==> flow/design.v <==
module ffD(clk, rst, Din, Dout);
input clk, rst;
input [31:0]Din;
output [31:0]Dout;
reg [31:0]Dout;
always@(posedge clk) 
begin
	if(rst==1)
	Dout <= 0;
	else
	Dout <= Din;
end
endmodule 
module mux1 (
		input [31:0] A, B,
		input Sel,
		output reg [31:0] Out
	);
	always @(Sel, A, B) begin
		case (Sel)
			0: Out = A;
			1:	Out = B;
		endcase
	end
endmodule
module extend (
	input [15:0]offset,
	output reg [31:0]offset32
);
always @(offset)
begin
 offset32[31:0] = {16'b0000000000000000,offset[15:0]};
end
endmodule
module alu(ctl, a, b, resultado);
  input [1:0] ctl;
  input [31:0] a, b;
  output reg [31:0] resultado;
  always @(*)
  begin
    case (ctl)
      2'b00 : resultado = a & b;  
      2'b01 : resultado = a | b;  
      2'b10 : resultado = a + b;  
      2'b11 : resultado = a - b;  
      default : resultado = 32'hxxxxxxxx;
   endcase
 end
endmodule
module control(instruction, ctrl);
    input [31:0] instruction;
	 output [20:0] ctrl;
    reg    [20:0] ctrl;
	 wire [11:0] opcode;
	 wire [4:0] rs, rt, rd;
    parameter LW = 12'b000111_xxxxxx;
    parameter SW = 12'b001000_xxxxxx;
    parameter ADD = 12'b000110_100000;
	 parameter SUB = 12'b000110_100010;
	 parameter AND = 12'b000110_100100;
	 parameter OR = 12'b000110_100101;
	 assign opcode[11:0] = {instruction[31:26], instruction[5:0]};
	 assign rs[4:0] = {instruction[25:21]};
	 assign rt[4:0] = {instruction[20:16]};
	 assign rd[4:0] = {instruction[15:11]};
    always @(instruction)
    begin
        casex (opcode)
          LW :
          begin
              ctrl[20:0]={6'b10_1_1_0_1,rs[4:0],5'b00000,rt[4:0]};
          end
          SW :
          begin
              ctrl[20:0]={6'b10_1_1_1_1,rs[4:0],5'b00000,rt[4:0]};
          end
          ADD :
          begin
              ctrl[20:0]={6'b10_0_0_0_1,rs[4:0],rt[4:0],rd[4:0]};
          end
          SUB :
          begin
              ctrl[20:0]={6'b11_0_0_0_1,rs[4:0],rt[4:0],rd[4:0]};
          end
          AND :
          begin
              ctrl[20:0]={6'b00_0_0_0_1,rs[4:0],rt[4:0],rd[4:0]};
          end
			 OR :
          begin
              ctrl[20:0]={6'b01_0_0_0_1,rs[4:0],rt[4:0],rd[4:0]};
          end
          default
          begin
              ctrl[20:0]={21'b0}; 
          end
        endcase
    end
endmodule
module PC(
  input rst,
  input clk,
  output reg [31:0]pc
  );
	always @(posedge clk or posedge rst)
		if (rst == 1)
		pc <= 0;
		else
		pc <= pc + 1;
  endmodule
module registerFile(addr1,addr2,out1,out2,addr_in,in,clk,rst);
input [4:0] addr1;	
input [4:0] addr2;	
output [31:0] out1;	
output [31:0] out2;	
input [4:0] addr_in;	
input [31:0] in;	
reg [31:0] out1;
reg [31:0] out2;
input clk, rst;
wire [511:0] regmem;
always @(posedge clk)
begin
		out1 <= addr1[4] ? 32'b0 : regmem[addr1[3:0]*32 +: 32];
		out2 <= addr2[4] ? 32'b0 : regmem[addr2[3:0]*32 +: 32];
end
genvar i;
generate
	for (i = 0; i < 16; i = i + 1) begin : REG
		reg [31:0] q;
		always @(negedge clk or posedge rst)
			if (rst)
				q <= 32'b0;
			else if (addr_in == i)
				q <= in;
		assign regmem[32*i +: 32] = q;
	end
endgenerate
endmodule
module data_memory(
clk , 
rst ,
address_0 , 
data_in , 
data_out,
cs_0 , 
we_0 
);
parameter data_0_WIDTH = 32 ;
parameter ADDR_WIDTH = 13 ;
input [ADDR_WIDTH-1:0] address_0 ;
input cs_0 ;
input we_0 ;
input clk;
input rst;
input [data_0_WIDTH-1:0] data_in ;
output reg [data_0_WIDTH-1:0] data_out;
wire [ADDR_WIDTH*data_0_WIDTH-1:0] mem;
genvar i;
generate
	for (i = 0; i < ADDR_WIDTH; i = i + 1) begin : WORD
		reg [data_0_WIDTH-1:0] q;
		always @ (posedge clk)
			if (rst)
				q <= (i == 0) ? 32'd1000 :
				     (i == 1) ? 32'd5000 :
				     (i == 2) ? 32'd2000 :
				     (i == 3) ? 32'd3000 : 32'd0;
			else if ( cs_0 && we_0 && address_0 == i )
				q <= data_in;
		assign mem[data_0_WIDTH*i +: data_0_WIDTH] = q;
	end
endgenerate
	always @ (posedge clk)
		begin : MEM_READ_0
			if (cs_0 && !we_0 && address_0 < ADDR_WIDTH) begin
				data_out <= mem[address_0*data_0_WIDTH +: data_0_WIDTH];
			end else begin
				data_out <= 0;
		end
	end
endmodule
module cpu (clk, rst, imem_addr, imem_data, test, test1);
	input clk, rst;
	output [6:0]imem_addr;
	input  [31:0]imem_data;
	output  [31:0]test;
	output [31:0]test1;
wire	 [31:0] inst;
wire   [31:0]ctrl, ctrl0, ctrl1, ctrl2;
wire   [20:0]controle;
wire	 [31:0]resultado;
wire   [31:0]data_out2;
wire   [31:0]pc;
wire	 [4:0]addr1, addr2, addr_in;
wire	 [31:0]out1, out2, out3;
wire	 [31:0]in;
wire	 rw;
wire	 [15:0]offset;
wire	 [31:0]offset32;
wire   sel1;
wire	 [31:0] imm;
wire   [31:0] data_out1;
wire	 [31:0]address_0;
wire	 [31:0] data_in;
wire	 [31:0]outrg1, outrg2;
wire	 [31:0] M, B, D, D1;
	assign imem_addr = pc[6:0];
	assign data_out2 = imem_data;
	PC PC(
		.rst(rst),
		.clk(clk),
		.pc(pc)
	);
ffD FF1(
		.rst(rst),
		.clk(clk),
		.Din(data_out2),
		.Dout(inst)
);
	registerFile RegisterFile(
		.addr1(inst[25:21]),
		.addr2(inst[20:16]),
		.out1(outrg1),
		.out2(outrg2),
		.addr_in(ctrl2[4:0]), 
		.in(out2),
		.rst(rst),
		.clk(clk)
	);
	control Controlador(
		.instruction(inst),
		.ctrl(controle)
	);
	extend Extend(
		.offset(inst[15:0]),
		.offset32(offset32)
	);
	ffD FF2(
		.rst(rst),
		.clk(clk),
		.Din(offset32),
		.Dout(imm)
		);
	ffD CONTROLE_0(
		.rst(rst),
		.clk(clk),
		.Din({11'b00000000000, controle[20:0]}),
		.Dout(ctrl0)
		);
	mux1 Mux1(
		.Sel(ctrl0[18]),
		.A(outrg2),
		.B(imm),
		.Out(out1)
	);
	alu Unidade_logica(
		.ctl(ctrl0[20:19]),
		.a(outrg1),
		.b(out1), 
		.resultado(resultado)
	);
	mux1 Mux3(
		.Sel(ctrl0[16]),
		.A(D),
		.B(resultado),
		.Out(out3)
	);
	ffD FF3(
		.rst(rst),
		.clk(clk),
		.Din(resultado),
		.Dout(D)
		);
	ffD CONTROLE_1(
		.rst(rst),
		.clk(clk),
		.Din(ctrl0),
		.Dout(ctrl1)
		);
	data_memory DataMemory(
		.address_0(out3[12:0]),
		.cs_0(ctrl1[15]),
		.we_0(ctrl0[16]),
		.data_in(outrg2),
		.data_out(M),
		.clk(clk),
		.rst(rst)
	);
	ffD FF5(
		.rst(rst),
		.clk(clk),
		.Din(D),
		.Dout(D1)
		);
	ffD CONTROLE_2(
		.rst(rst),
		.clk(clk),
		.Din(ctrl1),
		.Dout(ctrl2)
		);
	mux1 Mux2(
		.Sel(ctrl2[17]),
		.A(D1),
		.B(M),
		.Out(out2)
	);
	assign test[31:0] = inst[31:0];     
	assign test1[31:0] = out2[31:0];    
endmodule
Hand-over note for cpu

=== From RTL to reports: cpu ===
Module cpu before and after one edit of its RTL, step after step.
Lines under "unedited" count in the file above, lines under "edited" in the edited file.
"change" is "edited" less "unedited", of the values as shown; "relative change" is that difference over "unedited", in percent.
Cell names lack the library's common part.
A cell with - has no value.

* Design top: cpu
* Clock input: clk
* Library: sky130hd
* Timing corner: tt_025C_1v80

=== Edit of the RTL ===
The edit as a unified diff against the file above.
The edited RTL no longer does the same as the RTL above: the edit was made by script, with no optimisation intended.

<pre>
@@ -207,5 +207,7 @@
 wire	 [31:0] M, B, D, D1;
 	assign imem_addr = pc[6:0];
-	assign data_out2 = imem_data;
+	reg [31:0] data_out2_reg;
+	always @(posedge clk) data_out2_reg <= imem_data;
+	assign data_out2 = data_out2_reg;
 	PC PC(
 		.rst(rst),
</pre>

=== After elaboration ===
Source: Yosys, flattened and elaborated, memories not mapped. Widths are those after wreduce. Registers that Yosys merges into a memory's read port (data or address) are not register bits. Print and check cells do not count. Equal cells are merged and count once.

{| class="wikitable"
|+ Cells by class
! item !! unedited !! edited !! change !! relative change (%)
|-
| order comparisons || 1 || 1 || 0 || 0.00
|-
| eq/ne operators || 36 || 36 || 0 || 0.00
|-
| $add $sub $neg || 3 || 3 || 0 || 0.00
|-
| shift-type cells || 3 || 3 || 0 || 0.00
|-
| reductions and logical operators || 20 || 20 || 0 || 0.00
|-
| mux-type cells || 5 || 5 || 0 || 0.00
|-
| bitwise gates (word level) || 5 || 5 || 0 || 0.00
|}

Operator kinds equal on both sides are left out: 31.

{| class="wikitable"
|+ Storage and ports
! item !! unedited !! edited !! change !! relative change (%)
|-
| word-level cells || 113 || 114 || +1 || +0.88
|-
| flip-flop bits (word level) || 1225 || 1257 || +32 || +2.61
|-
| input bits || 34 || 34 || 0 || 0.00
|-
| output and inout port bits || 71 || 71 || 0 || 0.00
|}

=== Longest topological paths ===
Longest topological path by Yosys (ltp), each cell counted once; first at word level (registers and memories cut), then after technology mapping (sequential cells cut; the memories' decode and read muxes count).

{| class="wikitable"
|+ Depth
! item !! unedited !! edited !! change !! relative change (%)
|-
| depth in word-level cells || 7 || 7 || 0 || 0.00
|-
| ABC_AREA || 0 || 0 || - || -
|-
| mapped depth || 26 || 25 || -1 || -3.85
|-
| depth with buffers taken out || 18 || 19 || +1 || +5.56
|}

=== Netlist ===
Source: synth_stat.txt of the flow (Yosys; design flattened, memories mapped). It holds for the ABC_AREA given above (unset counts as 0); a run with the other value may have another netlist.

{| class="wikitable"
|+ Mapped netlist
! item !! unedited !! edited !! change !! relative change (%)
|-
| cell area after synthesis (µm²) || 54619.9 || 54932.7 || +312.8 || +0.57
|-
| sequential part of the area (µm²) || 25939.9 || 26580.5 || +640.6 || +2.47
|-
| mapped cells || 5260 || 5005 || -255 || -4.85
|-
| flip-flop cells || 1166 || 1198 || +32 || +2.74
|-
| buffers || 445 || 423 || -22 || -4.94
|}

{| class="wikitable"
|+ Cell types
! cell type !! unedited !! edited !! change !! relative change (%)
|-
| nand2_1 || 1044 || 850 || -194 || -18.58
|-
| mux2i_1 || 653 || 465 || -188 || -28.79
|-
| mux4_2 || 320 || 407 || +87 || +27.19
|-
| nand3_1 || 109 || 24 || -85 || -77.98
|-
| a22oi_1 || 11 || 65 || +54 || +490.91
|-
| a21oi_1 || 257 || 298 || +41 || +15.95
|-
| dfxtp_1 || 647 || 679 || +32 || +4.95
|-
| a41oi_1 || 32 || 2 || -30 || -93.75
|-
| clkbuf_1 || 330 || 303 || -27 || -8.18
|-
| buf_2 || 46 || 22 || -24 || -52.17
|-
| buf_6 || 24 || 42 || +18 || +75.00
|-
| xnor2_1 || 30 || 17 || -13 || -43.33
|-
| a31oi_1 || 9 || 22 || +13 || +144.44
|-
| o21ai_0 || 360 || 371 || +11 || +3.06
|-
| nor3_1 || 23 || 34 || +11 || +47.83
|-
| buf_1 || 45 || 54 || +9 || +20.00
|-
| xor2_1 || 15 || 23 || +8 || +53.33
|-
| and3_1 || 6 || 13 || +7 || +116.67
|}

Cell types equal on both sides are left out: 14.
Not every row of either side is listed.
The figures by module come from a second, unflattened synthesis with its own total; it is not the netlist above.

{| class="wikitable"
|+ Unflattened totals
! item !! unedited !! edited !! change !! relative change (%)
|-
| cells (unflattened synthesis) || 5369 || 5401 || +32 || +0.60
|-
| area (unflattened synthesis) (µm²) || 62168.4 || 62809.0 || +640.6 || +1.03
|}

Each row is one instance without its submodules.

{| class="wikitable"
|+ Modules, unedited
! module !! area (µm²) !! times used !! sequential area (µm²) !! cells
|-
| registerFile || 29050.4 || 1 || 14093.5 || 2253
|-
| data_memory || 20224.4 || 1 || 8968.6 || 1861
|-
| ffD || 863.3 || 7 || 640.6 || 67
|-
| alu || 3153.0 || 1 || 0.0 || 470
|-
| mux1 || 544.3 || 3 || 0.0 || 36
|-
| PC || 1488.9 || 1 || 800.8 || 129
|-
| control || 327.8 || 1 || 0.0 || 45
|-
| extend || 244.0 || 1 || 0.0 || 33
|-
| cpu || 3.8 || 1 || 0.0 || 1
|}

{| class="wikitable"
|+ Modules, edited
! module !! area (µm²) !! times used !! sequential area (µm²) !! cells
|-
| registerFile || 29050.4 || 1 || 14093.5 || 2253
|-
| data_memory || 20224.4 || 1 || 8968.6 || 1861
|-
| ffD || 863.3 || 7 || 640.6 || 67
|-
| alu || 3153.0 || 1 || 0.0 || 470
|-
| mux1 || 544.3 || 3 || 0.0 || 36
|-
| PC || 1488.9 || 1 || 800.8 || 129
|-
| cpu || 644.4 || 1 || 640.6 || 33
|-
| control || 327.8 || 1 || 0.0 || 45
|-
| extend || 244.0 || 1 || 0.0 || 33
|}

=== Flow runs ===
Both versions went through the flow (Yosys, OpenROAD) with the same settings in each pair. Constraints: input delay and output delay 20% of the set period each, output load 0.01 pF.

Flow settings, pair 1:
* CORE_UTILIZATION: 40
* period_ns: 5.5
* CAP_MARGIN: 20
* CORE_MARGIN: 2
* SLEW_MARGIN: 20

{| class="wikitable"
|+ Results, pair 1
! item !! unedited !! edited !! change !! relative change (%)
|-
| utilization (%) || 45.9 || 46.2 || +0.3 || -
|-
| chip area after synthesis (Yosys) (µm²) || 54619.9 || 54932.7 || +312.8 || +0.57
|-
| total design power (W) || 0.018375 || 0.019215 || +0.000840 || +4.57
|-
| worst setup slack after layout (ps) || 321 || 409 || +88 || -
|-
| worst hold slack in the final report (ps) || 435 || 428 || -7 || -
|-
| achieved period (ps) || 5179 || 5091 || -88 || -1.70
|-
| standard-cell area after layout (µm²) || 62145.9 || 62800.2 || +654.3 || +1.05
|-
| die footprint (µm²) || 139521.0 || 140310.0 || +789.0 || +0.57
|-
| final setup TNS (ps) || 0 || 0 || 0 || -
|}

Flow settings, pair 2:
* CELL_PAD_IN_SITES_GLOBAL_PLACEMENT: 3
* CORE_UTILIZATION: 37
* CTS_CLUSTER_DIAMETER: 332
* GPL_TIMING_DRIVEN: 1
* PLACE_DENSITY: 0.67
* SETUP_SLACK_MARGIN: -0.02
* SLEW_MARGIN: 20
* period_ns: 3.27
* CAP_MARGIN: 20
* CORE_MARGIN: 2

{| class="wikitable"
|+ Results, pair 2
! item !! unedited !! edited !! change !! relative change (%)
|-
| utilization (%) || 46.6 || 47.9 || +1.3 || -
|-
| chip area after synthesis (Yosys) (µm²) || 54619.9 || 54932.7 || +312.8 || +0.57
|-
| total design power (W) || 0.032656 || 0.033562 || +0.000906 || +2.77
|-
| worst setup slack after layout (ps) || -1268 || -1186 || +82 || -
|-
| achieved period (ps) || 4538 || 4456 || -82 || -1.81
|-
| standard-cell area after layout (µm²) || 68054.0 || 70716.6 || +2662.6 || +3.91
|-
| die footprint (µm²) || 150711.0 || 151566.0 || +855.0 || +0.57
|-
| final setup TNS (ps) || -536641 || -466655 || +69986 || -
|}

"achieved period" = clock period - worst setup slack. The figure is calculated, with input and output delays left at 20% of the set period.
"total design power" is the tool's figure for a default switching activity; nothing was simulated.

End of note.
